==> flow/design.v <==
module s_axi_reg #(
    parameter DATA_WIDTH = 32,
    parameter ADDR_WIDTH = 32,
    parameter BRAM_QUANTITY = 6,
    parameter INTERNAL_ADDR_RANGE = 128,
    parameter ADDR_QUANTITY = 4
) (
    output logic [DATA_WIDTH * BRAM_QUANTITY - 1:0] m_bram_o,
    input                           clk,
    input                           areset,
    input  logic [ADDR_WIDTH - 1:0] awaddr_i,
    input  logic                    awvalid_i,
    output logic                    awready_o,
    input  logic [DATA_WIDTH - 1:0] wdata_i,
    input  logic [             3:0] wstrb_i,
    input  logic                    wvalid_i,
    output logic                    wready_o,
    input  logic [ADDR_WIDTH - 1:0] araddr_i,
    input  logic                    arvalid_i,
    output logic                    arready_o,
    output logic [DATA_WIDTH - 1:0] rdata_o,
    output logic                    rvalid_o,
    input  logic                    rready_i,
    output logic [             1:0] bresp_o,
    output logic                    bvalid_o,
    input  logic                    bready_i,
    input  logic [2:0] master_status_i,
    output logic       status_read_o,
    output logic       master_start_o
);
  logic [DATA_WIDTH - 1:0] BRAM[0 : BRAM_QUANTITY - 1];
  generate
    for (genvar j = 0; j < BRAM_QUANTITY; j++) begin : g_bram_o
      assign m_bram_o[j*DATA_WIDTH +: DATA_WIDTH] = BRAM[j];
    end
  endgenerate
  logic [ADDR_WIDTH - 1:0] write_addr;
  logic [ADDR_WIDTH - 1:0] read_addr;
  logic [DATA_WIDTH - 1:0] wdata_ff;
  logic [DATA_WIDTH - 1:0] rdata_ff;
  logic [             3:0] wstrb_ff;
  logic                    has_addr;
  logic                    has_data;
  logic                    awrite_handshake;
  logic                    write_handshake;
  logic                    resp_handshake;
  logic                    aread_handshake;
  logic                    read_handshake;
  logic                    awcorrect;
  logic                    can_write;
  logic [ADDR_WIDTH - 1:0] write_addr_index;
  assign awrite_handshake = awvalid_i && awready_o;
  assign aread_handshake = arvalid_i && arready_o;
  assign write_handshake = wvalid_i && wready_o;
  assign read_handshake = rvalid_o && rready_i;
  assign awcorrect = write_addr < BRAM_QUANTITY - 1;
  assign write_addr_index = write_addr;
  assign can_write = has_addr && has_data && awcorrect;
  assign rdata_o = rdata_ff;
  always_ff @(posedge clk or negedge areset) begin
    if (~areset) begin
      master_start_o <= '0;
    end else begin
      if (resp_handshake && write_addr == 0 && wdata_ff == 1) begin
        master_start_o <= 1;
      end
      if (master_start_o == 1) begin
        master_start_o <= 0;
      end
    end
  end
  always_ff @(posedge clk or negedge areset) begin
    if (~areset) begin
      awready_o <= 1;
    end else begin
      if (awrite_handshake) begin
        awready_o <= 0;
      end
      if (resp_handshake) begin
        awready_o <= 1;
      end
    end
  end
  always_ff @(posedge clk or negedge areset) begin
    if (~areset) begin
      arready_o <= 1;
    end else begin
      if (aread_handshake) begin
        arready_o <= 0;
      end
      if (read_handshake) begin
        arready_o <= 1;
      end
    end
  end
  always_ff @(posedge clk or negedge areset) begin
    if (~areset) begin
      write_addr <= 0;
    end else begin
      if(awrite_handshake) begin
        write_addr <= (awaddr_i[ADDR_QUANTITY * 4:0] >> 2);
      end
    end
  end
  assign read_addr = (araddr_i[ADDR_QUANTITY * 4:0] >> 2);
  always_ff @(posedge clk or negedge areset) begin
    if (~areset) begin
      wready_o <= 1;
    end else begin
      if (write_handshake) begin
        wready_o <= 0;
      end
      if (resp_handshake) begin
        wready_o <= 1;
      end
    end
  end
  always_ff @(posedge clk or negedge areset) begin
    if (~areset) begin
      rvalid_o <= 0;
    end else begin
      if (aread_handshake) begin
        rvalid_o <= 1;
      end
      if (read_handshake) begin
        rvalid_o <= 0;
      end
    end
  end
  always_ff @(posedge clk or negedge areset) begin
    if (~areset) begin
      wdata_ff <= 0;
      wstrb_ff <= 0;
    end else begin
      if (write_handshake) begin
        wdata_ff <= wdata_i;
        wstrb_ff <= wstrb_i;
      end
    end
  end
  generate
    for (genvar i = 0; i < BRAM_QUANTITY; i++) begin : g_bram
      always_ff @(posedge clk or negedge areset) begin
        if (~areset) begin
          BRAM[i] <= 0;
        end else begin
          if (can_write && write_addr_index == i) begin
            if (wstrb_ff[0] == 1) BRAM[i][7:0] <= wdata_ff[7:0];
            if (wstrb_ff[1] == 1) BRAM[i][(8*1)+7:(8*1)] <= wdata_ff[(8*1)+7:(8*1)];
            if (wstrb_ff[2] == 1) BRAM[i][(8*2)+7:(8*2)] <= wdata_ff[(8*2)+7:(8*2)];
            if (wstrb_ff[3] == 1) BRAM[i][(8*3)+7:(8*3)] <= wdata_ff[(8*3)+7:(8*3)];
          end
        end
      end
    end
  endgenerate
  always_ff @(posedge clk or negedge areset) begin
    if (~areset) begin
      rdata_ff <= 0;
    end else begin
      if (aread_handshake) begin
        rdata_ff <= read_addr < BRAM_QUANTITY - 1 ? BRAM[read_addr[2:0]] : DATA_WIDTH'(master_status_i);
      end
    end
  end
  assign status_read_o = aread_handshake && read_addr >= BRAM_QUANTITY - 1 ? 1 : 0;
  assign resp_handshake = bvalid_o && bready_i;
  always_ff @(posedge clk or negedge areset) begin
    if (~areset) begin
      bvalid_o <= 0;
    end else begin
      if (has_addr && has_data) begin
        bvalid_o <= 1;
      end
      if (resp_handshake) begin
        bvalid_o <= 0;
      end
    end
  end
  always_ff @(posedge clk or negedge areset) begin
    if (~areset) begin
      bresp_o <= 0;
    end else begin
      if (has_addr) begin
        bresp_o <= awcorrect ? 0 : 2;
      end
      if (resp_handshake) begin
        bresp_o <= 0;
      end
    end
  end
  always_ff @(posedge clk or negedge areset) begin
    if (~areset) begin
      has_addr <= 0;
    end else begin
      if (awrite_handshake) begin
        has_addr <= 1;
      end
      if (resp_handshake) begin
        has_addr <= 0;
      end
    end
  end
  always_ff @(posedge clk or negedge areset) begin
    if (~areset) begin
      has_data <= 0;
    end else begin
      if (write_handshake) begin
        has_data <= 1;
      end
      if (resp_handshake) begin
        has_data <= 0;
      end
    end
  end
endmodule
module m_axi_reg #(
    parameter DATA_WIDTH = 32,
    parameter ADDR_WIDTH = 32,
    parameter BRAM_QUANTITY = 6,
    parameter AWSIZE = (DATA_WIDTH >> 3)
) (
    input                           clk,
    input                           areset,
    input  logic [DATA_WIDTH * BRAM_QUANTITY - 1:0] bram_i,
    output logic [             3:0] awid_o,
    output logic [             7:0] awlen_o,
    output logic [             2:0] awsize_o,
    output logic [             1:0] awburst_o,
    output logic [ADDR_WIDTH - 1:0] awaddr_o,
    output logic                    awvalid_o,
    input  logic                    awready_i,
    output logic [             3:0] wid_o,
    output logic [DATA_WIDTH - 1:0] wdata_o,
    output logic [             3:0] wstrb_o,
    output logic                    wlast_o,
    output logic                    wvalid_o,
    input  logic                    wready_i,
    input  logic [             3:0] bid_i,
    input  logic [             1:0] bresp_i,
    input  logic                    bvalid_i,
    output logic                    bready_o,
    output logic [             2:0] master_status_o,
    input  logic                    status_read_i,
    input  logic                    master_start_i
);
  logic [DATA_WIDTH - 1:0]             current_burst_cnt;
  logic [DATA_WIDTH - 1:0]             burst_len;
  logic [             3:0] awid_ff;
  localparam ENABLED = 0, ADDR_W_0 = 1, ADDR_W_1 = 2, LENGTH = 3, INCR_STEP = 4, BTYPE = 5, STATUS = 6;
  logic [DATA_WIDTH - 1:0] BRAM [0 : BRAM_QUANTITY - 1];
  generate
    for (genvar j = 0; j < BRAM_QUANTITY; j++) begin : g_bram_i
      assign BRAM[j] = bram_i[j*DATA_WIDTH +: DATA_WIDTH];
    end
  endgenerate
  logic                     awrite_handshake;
  logic                     write_handshake;
  logic                     response_handshake;
  logic                     is_last_burst;
  logic [DATA_WIDTH - 1:0]  counter_ff;
  logic                     start_transaction;
  logic                     making_transaction;
  logic                     burst_processing;
  logic                     finished_transaction;
  logic                     enabled_last;
  assign awrite_handshake = awvalid_o && awready_i;
  assign write_handshake = wvalid_o && wready_i;
  assign response_handshake = bvalid_i && bready_o;
  assign is_last_burst = current_burst_cnt + 1 >= burst_len;
  assign awid_o = awid_ff;
  assign wid_o = awid_ff;
  always_ff @(posedge clk or negedge areset) begin
    if (~areset) begin
      master_status_o <= '0;
    end else begin
      if(status_read_i) begin
        master_status_o <= '0;
      end
      if(response_handshake) begin
        master_status_o <= { 1'b1, bresp_i };
      end
    end
  end
  always_ff @(posedge clk or negedge areset) begin
    if (~areset) begin
      awid_ff <= '0;
    end else begin
      if(finished_transaction) begin
        awid_ff <= awid_ff + 1;
      end
    end
  end
  assign start_transaction = master_start_i;
  always_ff @(posedge clk or negedge areset) begin
    if (~areset) begin
      making_transaction <= '0;
    end else begin
      if(start_transaction) begin
        making_transaction <= 1;
      end
      if(response_handshake) begin
        making_transaction <= 0;
      end
    end
  end
  always_ff @(posedge clk or negedge areset) begin
    if (~areset) begin
      finished_transaction <= '0;
    end else begin
      if(finished_transaction) begin
        finished_transaction <= 0;
      end
      if(response_handshake) begin
        finished_transaction <= 1;
      end
    end
  end
  always_ff @(posedge clk or negedge areset) begin
    if (~areset) begin
      burst_processing <= 0;
    end else begin
      if(awrite_handshake) begin
        burst_processing <= 1;
      end
      if(wlast_o && write_handshake) begin
        burst_processing <= 0;
      end
    end
  end
  always_ff @(posedge clk or negedge areset) begin
    if (~areset) begin
      awvalid_o <= '0;
    end else begin
      if(start_transaction && !making_transaction) begin
        awvalid_o <= 1;
      end
      if(awrite_handshake) begin
        awvalid_o <= 0;
      end
    end
  end
  assign awaddr_o = ADDR_WIDTH'({ BRAM[ADDR_W_1], BRAM[ADDR_W_0] });
  always_ff @(posedge clk or negedge areset) begin
    if (~areset) begin
      wvalid_o <= '0;
    end else begin
      if(burst_processing && !wvalid_o) 
        wvalid_o <= 1;
      if(write_handshake) 
        wvalid_o <= 0;
    end
  end
  always_ff @(posedge clk or negedge areset) begin
    if (~areset) begin
      wdata_o <= '0;
      wstrb_o <= '1;
    end else begin
      if(awrite_handshake) begin
        wdata_o <= counter_ff;
      end
      if(burst_processing && write_handshake) begin
        wdata_o <= counter_ff + BRAM[INCR_STEP];
      end
    end
  end
  always_ff @(posedge clk or negedge areset) begin
    if (~areset) begin
      bready_o <= '0;
    end else begin
      if(awrite_handshake) begin
        bready_o <= 1;
      end
      if(response_handshake) begin
        bready_o <= 0;
      end
    end
  end
  always_ff @(posedge clk or negedge areset) begin
    if (~areset) begin
      awburst_o <= 0;
      awsize_o <= 'b010;
    end else begin
      if(start_transaction)
      begin
        awburst_o <= 2'b01;
        awsize_o <= 3'b010;
      end
    end
  end
  always_ff @(posedge clk or negedge areset) begin
    if (~areset) begin
      awlen_o <= 0;
    end else begin
      if(start_transaction) begin
        awlen_o <= 8'((BRAM[LENGTH] / AWSIZE) - 1);
      end
    end
  end
  assign wlast_o = is_last_burst;
  assign burst_len = DATA_WIDTH'(awlen_o) + 1;
  always_ff @(posedge clk or negedge areset) begin
    if (~areset) begin
      current_burst_cnt <= 0;
    end else begin
      if(start_transaction && !making_transaction) begin
        current_burst_cnt <= 0;
      end
      if(burst_processing && write_handshake) begin
        if(is_last_burst) 
          current_burst_cnt <= 0;
        else 
          current_burst_cnt <= current_burst_cnt + 1;
      end
    end
  end
  always_ff @(posedge clk or negedge areset) begin
    if (~areset) begin
      counter_ff <= '0;
    end else begin
      if(burst_processing && write_handshake) begin
        counter_ff <= counter_ff + BRAM[INCR_STEP];
      end
      if(finished_transaction) begin
        counter_ff <= '0;
      end
    end
  end
endmodule
module master_top#(
    parameter DATA_WIDTH = 32,
    parameter ADDR_WIDTH = 32,
    parameter BRAM_QUANTITY = 6,
    parameter INTERNAL_ADDR_RANGE = 128
)(
    input                           clk,
    input                           areset,
    input  logic [             3:0] awid_i,
    input  logic [ADDR_WIDTH - 1:0] awaddr_i,
    input  logic                    awvalid_i,
    output logic                    awready_o,
    input  logic [             3:0] wid_i,
    input  logic [DATA_WIDTH - 1:0] wdata_i,
    input  logic [             3:0] wstrb_i,
    input  logic                    wlast_i,
    input  logic                    wvalid_i,
    output logic                    wready_o,
    input  logic [             3:0] arid_i,
    input  logic [ADDR_WIDTH - 1:0] araddr_i,
    input  logic                    arvalid_i,
    output logic                    arready_o,
    output logic [             3:0] rid_o,
    output logic [DATA_WIDTH - 1:0] rdata_o,
    output logic                    rlast_o,
    output logic                    rvalid_o,
    input  logic                    rready_i,
    output logic [             3:0] bid_o,
    output logic [             1:0] bresp_o,
    output logic                    bvalid_o,
    input  logic                    bready_i,
    output logic [             3:0] m_awid_o,
    output logic [             7:0] m_awlen_o,
    output logic [             2:0] m_awsize_o,
    output logic [             1:0] m_awburst_o,
    output logic [ADDR_WIDTH - 1:0] m_awaddr_o,
    output logic                    m_awvalid_o,
    input  logic                    m_awready_i,
    output logic [             3:0] m_wid_o,
    output logic [DATA_WIDTH - 1:0] m_wdata_o,
    output logic [             3:0] m_wstrb_o,
    output logic                    m_wlast_o,
    output logic                    m_wvalid_o,
    input  logic                    m_wready_i,
    input  logic [             3:0] m_bid_i,
    input  logic [             1:0] m_bresp_i,
    input  logic                    m_bvalid_i,
    output logic                    m_bready_o
);
wire [DATA_WIDTH * BRAM_QUANTITY - 1:0] m_bram;
assign rid_o   = 4'd0;
assign bid_o   = 4'd0;
assign rlast_o = 1'b1;
wire [             2:0] master_status;
wire                    master_start;
wire                    status_read;
s_axi_reg #(
    .DATA_WIDTH (DATA_WIDTH),
    .ADDR_WIDTH (ADDR_WIDTH),
    .BRAM_QUANTITY (BRAM_QUANTITY),
    .INTERNAL_ADDR_RANGE (INTERNAL_ADDR_RANGE)
) axi_slave_0
(
    .clk            (clk),
    .areset         (areset),
    .m_bram_o       (m_bram),
    .awaddr_i       (awaddr_i),
    .awvalid_i      (awvalid_i),
    .awready_o      (awready_o),
    .wdata_i        (wdata_i),
    .wstrb_i        (wstrb_i),
    .wvalid_i       (wvalid_i),
    .wready_o       (wready_o),
    .bresp_o        (bresp_o),
    .bvalid_o       (bvalid_o),
    .araddr_i       (araddr_i),
    .arvalid_i      (arvalid_i),
    .rready_i       (rready_i),
    .bready_i       (bready_i),
    .arready_o      (arready_o),
    .rvalid_o       (rvalid_o),
    .rdata_o        (rdata_o),
    .master_status_i(master_status),
    .status_read_o  (status_read),
    .master_start_o (master_start)
);
m_axi_reg #(
    .DATA_WIDTH (DATA_WIDTH),
    .ADDR_WIDTH (ADDR_WIDTH),
    .BRAM_QUANTITY (BRAM_QUANTITY)
) axi_master_0
(
    .clk            (clk),
    .areset         (areset),
    .bram_i         (m_bram),
    .awid_o         (m_awid_o),
    .awlen_o        (m_awlen_o),
    .awsize_o       (m_awsize_o),
    .awburst_o      (m_awburst_o),
    .awaddr_o       (m_awaddr_o),
    .awvalid_o      (m_awvalid_o),
    .awready_i      (m_awready_i),
    .wid_o          (m_wid_o),
    .wdata_o        (m_wdata_o),
    .wstrb_o        (m_wstrb_o),
    .wlast_o        (m_wlast_o),
    .wvalid_o       (m_wvalid_o),
    .wready_i       (m_wready_i),
    .bid_i          (m_bid_i),
    .bresp_i        (m_bresp_i),
    .bvalid_i       (m_bvalid_i),
    .bready_o       (m_bready_o),
    .master_status_o(master_status),
    .status_read_i  (status_read),
    .master_start_i (master_start)
);
endmodule
From RTL to reports: master_top
Each step is given for the RTL above and for the edited RTL.
"orig" refers to lines of the RTL above, "edited" to lines of the edited file.
"delta" is "edited" less "orig", of the values as shown; "rel_change_pct" is that difference over "orig", in percent.
Operators carry their Yosys type and port widths (W data, S select, Z words).
Library cell names are shortened.
{"block": "setup", "top_module": "master_top", "clk_port": "clk", "lib": "sky130hd", "pvt_corner": "tt_025C_1v80"}

Edit of the RTL
Unified diff, file above to edited file.
A script made this edit. It changes what the design does and was not meant as an optimisation.
begin of diff
@@ -514,4 +514,7 @@
     .master_start_o (master_start)
 );
+wire m_wvalid_o_a, m_wvalid_o_b;
+wire [DATA_WIDTH - 1:0] m_wdata_o_a, m_wdata_o_b;
+wire [             3:0] m_awid_o_a, m_awid_o_b;
 m_axi_reg #(
     .DATA_WIDTH (DATA_WIDTH),
@@ -523,5 +526,5 @@
     .areset         (areset),
     .bram_i         (m_bram),
-    .awid_o         (m_awid_o),
+    .awid_o         (m_awid_o_a),
     .awlen_o        (m_awlen_o),
     .awsize_o       (m_awsize_o),
@@ -531,8 +534,8 @@
     .awready_i      (m_awready_i),
     .wid_o          (m_wid_o),
-    .wdata_o        (m_wdata_o),
+    .wdata_o        (m_wdata_o_a),
     .wstrb_o        (m_wstrb_o),
     .wlast_o        (m_wlast_o),
-    .wvalid_o       (m_wvalid_o),
+    .wvalid_o       (m_wvalid_o_a),
     .wready_i       (m_wready_i),
     .bid_i          (m_bid_i),
@@ -544,3 +547,11 @@
     .master_start_i (master_start)
 );
+m_axi_reg #( .DATA_WIDTH (DATA_WIDTH), .ADDR_WIDTH (ADDR_WIDTH), .BRAM_QUANTITY (BRAM_QUANTITY) ) axi_master_0_twin (
+    .clk(clk), .areset(areset), .bram_i(m_bram), .awid_o(m_awid_o_b), .awready_i(m_awready_i),
+    .wdata_o(m_wdata_o_b), .wvalid_o(m_wvalid_o_b), .wready_i(~m_wready_i), .bid_i(m_bid_i),
+    .bresp_i(m_bresp_i), .bvalid_i(m_bvalid_i), .status_read_i(status_read),
+    .master_start_i(master_start));
+assign m_wvalid_o = m_wvalid_o_a ^ m_wvalid_o_b;
+assign m_wdata_o = m_wdata_o_a ^ m_wdata_o_b;
+assign m_awid_o = m_awid_o_a ^ m_awid_o_b;
 endmodule
end of diff

Elaborated design
Source: Yosys, flattened and elaborated. Widths are those after wreduce. Registers that Yosys merges into a memory's read port (data or address) are not register bits. Print and check cells do not count. Equal cells are merged and count once.
{"block": "bits", "item": "inputBits", "orig": 129, "edited": 129, "delta": 0, "rel_change_pct": 0.00}
{"block": "bits", "item": "ff_bits", "orig": 403, "edited": 509, "delta": 106, "rel_change_pct": 26.30}
{"block": "op_classes", "item": "reduce_logical", "orig": 65, "edited": 82, "delta": 17, "rel_change_pct": 26.15}
{"block": "op_classes", "item": "add_sub_neg", "orig": 5, "edited": 8, "delta": 3, "rel_change_pct": 60.00}
{"block": "op_classes", "item": "logic", "orig": 0, "edited": 4, "delta": 4}
{"block": "op_classes", "item": "cmp", "orig": 4, "edited": 5, "delta": 1, "rel_change_pct": 25.00}
{"block": "op_classes", "item": "eq_ne", "orig": 11, "edited": 11, "delta": 0, "rel_change_pct": 0.00}
{"block": "op_classes", "item": "mux", "orig": 41, "edited": 57, "delta": 16, "rel_change_pct": 39.02}
{"block": "ops", "op": "$mux W1", "orig": 27, "edited": 36, "delta": 9, "rel_change_pct": 33.33}
{"block": "ops", "op": "$reduce_bool A2 Y1", "orig": 14, "edited": 22, "delta": 8, "rel_change_pct": 57.14}
{"block": "ops", "op": "$logic_and A1 B1 Y1", "orig": 23, "edited": 30, "delta": 7, "rel_change_pct": 30.43}
{"block": "ops", "op": "$mux W32", "orig": 8, "edited": 15, "delta": 7, "rel_change_pct": 87.50}
{"block": "ops", "op": "$logic_not A1 Y1", "orig": 2, "edited": 4, "delta": 2, "rel_change_pct": 100.00}
{"block": "ops", "op": "$add A32 B1 Y32 const B", "orig": 1, "edited": 2, "delta": 1, "rel_change_pct": 100.00}
{"block": "ops", "op": "$add A32 B32 Y32", "orig": 1, "edited": 2, "delta": 1, "rel_change_pct": 100.00}
{"block": "ops", "op": "$add A4 B1 Y4 const B", "orig": 1, "edited": 2, "delta": 1, "rel_change_pct": 100.00}
{"block": "ops", "op": "$ge A32 B9 Y1", "orig": 1, "edited": 2, "delta": 1, "rel_change_pct": 100.00}
{"block": "ops", "op": "$not A1 Y1", "orig": 0, "edited": 1, "delta": 1}
{"block": "ops", "op": "$xor A1 B1 Y1", "orig": 0, "edited": 1, "delta": 1}
{"block": "ops", "op": "$xor A32 B32 Y32", "orig": 0, "edited": 1, "delta": 1}
{"block": "ops", "op": "$xor A4 B4 Y4", "orig": 0, "edited": 1, "delta": 1}
Unchanged operator kinds not shown: 17.

Longest topological paths
Yosys ltp: most cells in a row. Word level: on the elaborated netlist, between registers, memories and ports. Mapped: between sequential cells and ports; inverters and the memories' decode and read muxes count.
{"block": "logic_depth", "item": "word_depth", "orig": 5, "edited": 5, "delta": 0, "rel_change_pct": 0.00}
{"block": "logic_depth", "item": "ABC_AREA", "orig": "0", "edited": "0"}
{"block": "logic_depth", "item": "depth_mapped", "orig": 13, "edited": 15, "delta": 2, "rel_change_pct": 15.38}
{"block": "logic_depth", "item": "depth_no_buf", "orig": 12, "edited": 13, "delta": 1, "rel_change_pct": 8.33}

After synthesis
Yosys stat after the flow's synthesis: flattened, memories mapped to cells. It holds for the ABC_AREA given above (unset counts as 0); a run with the other value may have another netlist.
{"block": "synth_totals", "item": "yosys_area_um2", "orig": 19313.5, "edited": 26032.5, "delta": 6719.0, "rel_change_pct": 34.79}
{"block": "synth_totals", "item": "ffs", "orig": 402, "edited": 508, "delta": 106, "rel_change_pct": 26.37}
{"block": "synth_totals", "item": "stdcells", "orig": 1743, "edited": 2496, "delta": 753, "rel_change_pct": 43.20}
{"block": "by_type", "cell": "dfrtp_1", "orig": 399, "edited": 505, "delta": 106, "rel_change_pct": 26.57}
{"block": "by_type", "cell": "nand2_1", "orig": 159, "edited": 244, "delta": 85, "rel_change_pct": 53.46}
{"block": "by_type", "cell": "o21ai_0", "orig": 94, "edited": 160, "delta": 66, "rel_change_pct": 70.21}
{"block": "by_type", "cell": "xor2_1", "orig": 23, "edited": 85, "delta": 62, "rel_change_pct": 269.57}
{"block": "by_type", "cell": "a21oi_1", "orig": 130, "edited": 186, "delta": 56, "rel_change_pct": 43.08}
{"block": "by_type", "cell": "and3_1", "orig": 34, "edited": 84, "delta": 50, "rel_change_pct": 147.06}
{"block": "by_type", "cell": "nor2_1", "orig": 83, "edited": 132, "delta": 49, "rel_change_pct": 59.04}
{"block": "by_type", "cell": "ha_1", "orig": 44, "edited": 84, "delta": 40, "rel_change_pct": 90.91}
{"block": "by_type", "cell": "clkbuf_1", "orig": 101, "edited": 130, "delta": 29, "rel_change_pct": 28.71}
{"block": "by_type", "cell": "nor3_1", "orig": 14, "edited": 41, "delta": 27, "rel_change_pct": 192.86}
{"block": "by_type", "cell": "nand3_1", "orig": 28, "edited": 54, "delta": 26, "rel_change_pct": 92.86}
{"block": "by_type", "cell": "a211oi_1", "orig": 21, "edited": 36, "delta": 15, "rel_change_pct": 71.43}
{"block": "by_type", "cell": "mux2i_1", "orig": 64, "edited": 77, "delta": 13, "rel_change_pct": 20.31}
{"block": "by_type", "cell": "a32o_1", "orig": 0, "edited": 13, "delta": 13}
{"block": "by_type", "cell": "xnor2_1", "orig": 33, "edited": 44, "delta": 11, "rel_change_pct": 33.33}
{"block": "by_type", "cell": "a21o_1", "orig": 19, "edited": 30, "delta": 11, "rel_change_pct": 57.89}
{"block": "by_type", "cell": "buf_1", "orig": 7, "edited": 17, "delta": 10, "rel_change_pct": 142.86}
{"block": "by_type", "cell": "and2_1", "orig": 5, "edited": 15, "delta": 10, "rel_change_pct": 200.00}
Unchanged cell types not shown: 14.
The list need not be complete.
The figures by module come from a second, unflattened synthesis with its own total; it is not the netlist above.
{"block": "unflattened", "item": "cells_unflattened", "orig": 1782, "edited": 2648, "delta": 866, "rel_change_pct": 48.60}
{"block": "unflattened", "item": "area_unflattened_um2", "orig": 20023.0, "edited": 27871.7, "delta": 7848.7, "rel_change_pct": 39.20}
Rows give one instance, submodules left out.
{"block": "by_module_orig", "module": "s_axi_reg", "cells": 943, "instances": 1, "seq_area_um2": 7110.6, "area_um2": 12426.9}
{"block": "by_module_orig", "module": "m_axi_reg", "cells": 828, "instances": 1, "seq_area_um2": 2952.8, "area_um2": 7521.0}
{"block": "by_module_orig", "module": "master_top", "cells": 11, "instances": 1, "seq_area_um2": 0.0, "area_um2": 75.1}
{"block": "by_module_edited", "module": "m_axi_reg", "cells": 828, "instances": 2, "seq_area_um2": 2952.8, "area_um2": 7521.0}
{"block": "by_module_edited", "module": "s_axi_reg", "cells": 943, "instances": 1, "seq_area_um2": 7110.6, "area_um2": 12426.9}
{"block": "by_module_edited", "module": "master_top", "cells": 49, "instances": 1, "seq_area_um2": 0.0, "area_um2": 402.9}

Worst setup path after synthesis
OpenSTA on the mapped netlist: ideal clock, no wires. The path of least setup slack (recovery checks aside). Input and output delay are each 20% of the period. Register names are those of the netlist, which keeps one name where synthesis merged equal registers.
{"block": "synth_timing", "item": "path_kind", "orig": "register to output", "edited": "register to output"}
{"block": "synth_timing", "item": "startpoint", "orig": "register axi_master_0.current_burst_cnt[2]", "edited": "register axi_master_0.current_burst_cnt[0]"}
{"block": "synth_timing", "item": "endpoint", "orig": "output port m_wlast_o", "edited": "output port m_wlast_o"}
{"block": "synth_timing", "item": "tclk_ns", "orig": 8.0, "edited": 8.0, "delta": 0.0, "rel_change_pct": 0.00}
{"block": "synth_timing", "item": "path_stages", "orig": 13, "edited": 11, "delta": -2, "rel_change_pct": -15.38}
{"block": "synth_timing", "item": "delay_ns", "orig": 2.672, "edited": 2.608, "delta": -0.064, "rel_change_pct": -2.40}
{"block": "synth_timing", "item": "t_required_ns", "orig": 6.400, "edited": 6.400, "delta": 0.000, "rel_change_pct": 0.00}
{"block": "synth_timing", "item": "path_buffers", "orig": 1, "edited": 1, "delta": 0, "rel_change_pct": 0.00}
{"block": "synth_timing", "item": "setup_slack_ns", "orig": 3.728, "edited": 3.792, "delta": 0.064}
{"block": "synth_timing", "item": "out_delay_ns", "orig": 1.600, "edited": 1.600, "delta": 0.000, "rel_change_pct": 0.00}
{"block": "synth_timing", "item": "arrival_time_ns", "orig": 2.672, "edited": 2.608, "delta": -0.064, "rel_change_pct": -2.40}
{"block": "synth_timing", "item": "period_less_setup_slack_ns", "orig": 4.272, "edited": 4.208, "delta": -0.064, "rel_change_pct": -1.50}
"delay_ns" is the arrival time less input delay plus setup time.
A path that ends at an output port has no setup time.
"path_stages": output pins that drive a net of the path, with the launching flip-flop's if there is one; two outputs of one cell count as two.
"period_less_setup_slack_ns" = period - worst setup slack (recovery checks aside). The figure is calculated, with input and output delays left at 20% of the set period.
The rows between start and end are the longest chain of elaborated cells between them; the timing report does not say that the signal goes this way. Where chains are equally long, one stands for them.
Each line given opens the expression or statement behind the cell; cells for indexed reads and writes are added by Yosys, which also makes memories of some case tables.
A register here has more assigning lines than the two given.
{"block": "synth_between_orig", "cell_sequence": "dfrtp_1 > and3_2 > and3_1 > clkbuf_1 > nand2_1 > xnor2_1 > ha_1 > a21o_1 > a21oi_1 > o2111ai_1 > nor4_1 > o211ai_1 > or3_1", "elab_chain_len": 2}
{"block": "synth_lines_orig", "item": "from (decl)", "line_no": 247, "text": "logic [DATA_WIDTH - 1:0]             current_burst_cnt;"}
{"block": "synth_lines_orig", "item": "from (assign)", "line_no": 404, "text": "current_burst_cnt <= 0;"}
{"block": "synth_lines_orig", "item": "from (assign)", "line_no": 413, "text": "current_burst_cnt <= current_burst_cnt + 1;"}
{"block": "synth_lines_orig", "item": "$add A32 B1 Y32", "line_no": 270, "text": "assign is_last_burst = current_burst_cnt + 1 >= burst_len;"}
{"block": "synth_lines_orig", "item": "$ge A32 B9 Y1", "line_no": 270}
{"block": "synth_lines_orig", "item": "to (decl)", "line_no": 471, "text": "output logic                    m_wlast_o,"}
{"block": "synth_between_edited", "cell_sequence": "dfrtp_1 > ha_1 > nand2_1 > or4_4 > or4_4 > mux2_4 > o22ai_1 > and3b_1 > and3_1 > buf_6 > inv_4", "elab_chain_len": 2}
{"block": "synth_lines_edited", "item": "from (decl)", "line_no": 247, "text": "logic [DATA_WIDTH - 1:0]             current_burst_cnt;"}
{"block": "synth_lines_edited", "item": "from (assign)", "line_no": 404, "text": "current_burst_cnt <= 0;"}
{"block": "synth_lines_edited", "item": "from (assign)", "line_no": 413, "text": "current_burst_cnt <= current_burst_cnt + 1;"}
{"block": "synth_lines_edited", "item": "$add A32 B1 Y32", "line_no": 270, "text": "assign is_last_burst = current_burst_cnt + 1 >= burst_len;"}
{"block": "synth_lines_edited", "item": "$ge A32 B9 Y1", "line_no": 270}
{"block": "synth_lines_edited", "item": "to (decl)", "line_no": 471, "text": "output logic                    m_wlast_o,"}

Worst path after layout
From the final timing report of each run of pair A: the path of least setup slack in the routed layout; clock arrival at registers is part of the times.
{"block": "layout_timing", "item": "path_kind", "orig": "register to output", "edited": "register to output"}
{"block": "layout_timing", "item": "startpoint", "orig": "register axi_master_0.current_burst_cnt[2]", "edited": "register axi_master_0.current_burst_cnt[0]"}
{"block": "layout_timing", "item": "endpoint", "orig": "output port m_wlast_o", "edited": "output port m_wlast_o"}
{"block": "layout_timing", "item": "tclk_ns", "orig": 5.86, "edited": 5.86, "delta": 0.00, "rel_change_pct": 0.00}
{"block": "layout_timing", "item": "path_buffers", "orig": 1, "edited": 1, "delta": 0, "rel_change_pct": 0.00}
{"block": "layout_timing", "item": "setup_slack_ns", "orig": 0.50, "edited": 0.52, "delta": 0.02}
{"block": "layout_timing", "item": "arrival_time_ns", "orig": 4.19, "edited": 4.17, "delta": -0.02, "rel_change_pct": -0.48}
{"block": "layout_timing", "item": "path_stages", "orig": 13, "edited": 11, "delta": -2, "rel_change_pct": -15.38}
{"block": "layout_timing", "item": "out_delay_ns", "orig": 1.17, "edited": 1.17, "delta": 0.00, "rel_change_pct": 0.00}
{"block": "layout_timing", "item": "t_required_ns", "orig": 4.69, "edited": 4.69, "delta": 0.00, "rel_change_pct": 0.00}
The rows between start and end are the longest chain of elaborated cells between them; the timing report does not say that the signal goes this way. Where chains are equally long, one stands for them.
A register here has more assigning lines than the two given.
{"block": "layout_between_orig", "cell_sequence": "dfrtp_1 > and3_2 > and3_1 > nand2_1 > xnor2_1 > ha_1 > a21o_1 > a21oi_1 > o2111ai_1 > nor4_1 > o211ai_1 > or3_1 > clkdlybuf4s50_1", "elab_chain_len": 2}
{"block": "layout_lines_orig", "item": "from (decl)", "line_no": 247, "text": "logic [DATA_WIDTH - 1:0]             current_burst_cnt;"}
{"block": "layout_lines_orig", "item": "from (assign)", "line_no": 404, "text": "current_burst_cnt <= 0;"}
{"block": "layout_lines_orig", "item": "from (assign)", "line_no": 413, "text": "current_burst_cnt <= current_burst_cnt + 1;"}
{"block": "layout_lines_orig", "item": "$add A32 B1 Y32", "line_no": 270, "text": "assign is_last_burst = current_burst_cnt + 1 >= burst_len;"}
{"block": "layout_lines_orig", "item": "$ge A32 B9 Y1", "line_no": 270}
{"block": "layout_lines_orig", "item": "to (decl)", "line_no": 471, "text": "output logic                    m_wlast_o,"}
{"block": "layout_between_edited", "cell_sequence": "dfrtp_1 > ha_1 > nand2_1 > nor4_1 > mux2_2 > o32ai_1 > nand4_1 > nor4_1 > and3_1 > inv_4 > clkdlybuf4s50_1", "elab_chain_len": 2}
{"block": "layout_lines_edited", "item": "from (decl)", "line_no": 247, "text": "logic [DATA_WIDTH - 1:0]             current_burst_cnt;"}
{"block": "layout_lines_edited", "item": "from (assign)", "line_no": 404, "text": "current_burst_cnt <= 0;"}
{"block": "layout_lines_edited", "item": "from (assign)", "line_no": 413, "text": "current_burst_cnt <= current_burst_cnt + 1;"}
{"block": "layout_lines_edited", "item": "$add A32 B1 Y32", "line_no": 270, "text": "assign is_last_burst = current_burst_cnt + 1 >= burst_len;"}
{"block": "layout_lines_edited", "item": "$ge A32 B9 Y1", "line_no": 270}
{"block": "layout_lines_edited", "item": "to (decl)", "line_no": 471, "text": "output logic                    m_wlast_o,"}

Measured runs
Both versions went through the flow (Yosys, OpenROAD) with the same settings in each pair. Constraints: input delay and output delay 20% of the set period each, output load 0.01 pF.
{"block": "flow_settings_pair_A", "CORE_UTILIZATION": 40, "PLACE_DENSITY": 0.6, "period_ns": 5.86, "CAP_MARGIN": 20, "CORE_MARGIN": 2, "SLEW_MARGIN": 20}
{"block": "results_pair_A", "item": "finish.stdcell_area_um2", "orig": 23246.0, "edited": 30681.9, "delta": 7435.9, "rel_change_pct": 31.99}
{"block": "results_pair_A", "item": "design_die_area_um2", "orig": 50057.4, "edited": 67138.0, "delta": 17080.6, "rel_change_pct": 34.12}
{"block": "results_pair_A", "item": "ws_setup_ns", "orig": 0.501, "edited": 0.517, "delta": 0.016}
{"block": "results_pair_A", "item": "ys_area_um2", "orig": 19313.5, "edited": 26032.5, "delta": 6719.0, "rel_change_pct": 34.79}
{"block": "results_pair_A", "item": "utilization_pct", "orig": 48.7, "edited": 47.7, "delta": -1.0}
{"block": "results_pair_A", "item": "power.total_mw", "orig": 7.292, "edited": 9.558, "delta": 2.266, "rel_change_pct": 31.08}
{"block": "results_pair_A", "item": "tns_setup_ns", "orig": 0.000, "edited": 0.000, "delta": 0.000}
{"block": "results_pair_A", "item": "clock_period_reached_ns", "orig": 5.359, "edited": 5.343, "delta": -0.016, "rel_change_pct": -0.30}
{"block": "results_pair_A", "item": "hold_worst_slack_ns", "orig": 0.375, "edited": 0.377, "delta": 0.002}
{"block": "flow_settings_pair_B", "ABC_AREA": 0, "CAP_MARGIN": 20, "CORE_MARGIN": 2, "CORE_UTILIZATION": 47, "CTS_CLUSTER_DIAMETER": 395, "CTS_CLUSTER_SIZE": 33, "PLACE_DENSITY_LB_ADDON": 0.27, "period_ns": 4.19, "SLEW_MARGIN": 20}
{"block": "results_pair_B", "item": "finish.stdcell_area_um2", "orig": 22514.1, "edited": 29470.8, "delta": 6956.7, "rel_change_pct": 30.90}
{"block": "results_pair_B", "item": "design_die_area_um2", "orig": 42731.1, "edited": 57286.0, "delta": 14554.9, "rel_change_pct": 34.06}
{"block": "results_pair_B", "item": "ws_setup_ns", "orig": -0.001, "edited": 0.033, "delta": 0.034}
{"block": "results_pair_B", "item": "ys_area_um2", "orig": 19313.5, "edited": 26032.5, "delta": 6719.0, "rel_change_pct": 34.79}
{"block": "results_pair_B", "item": "utilization_pct", "orig": 55.3, "edited": 53.7, "delta": -1.6}
{"block": "results_pair_B", "item": "power.total_mw", "orig": 8.056, "edited": 10.436, "delta": 2.380, "rel_change_pct": 29.54}
{"block": "results_pair_B", "item": "tns_setup_ns", "orig": -0.001, "edited": 0.000, "delta": 0.001}
{"block": "results_pair_B", "item": "clock_period_reached_ns", "orig": 4.191, "edited": 4.157, "delta": -0.034, "rel_change_pct": -0.81}
"clock_period_reached_ns" = clock period - worst setup slack. The figure is calculated, with input and output delays left at 20% of the set period.
"power.total_mw": no workload was simulated; the value follows from the tool's default switching activity.
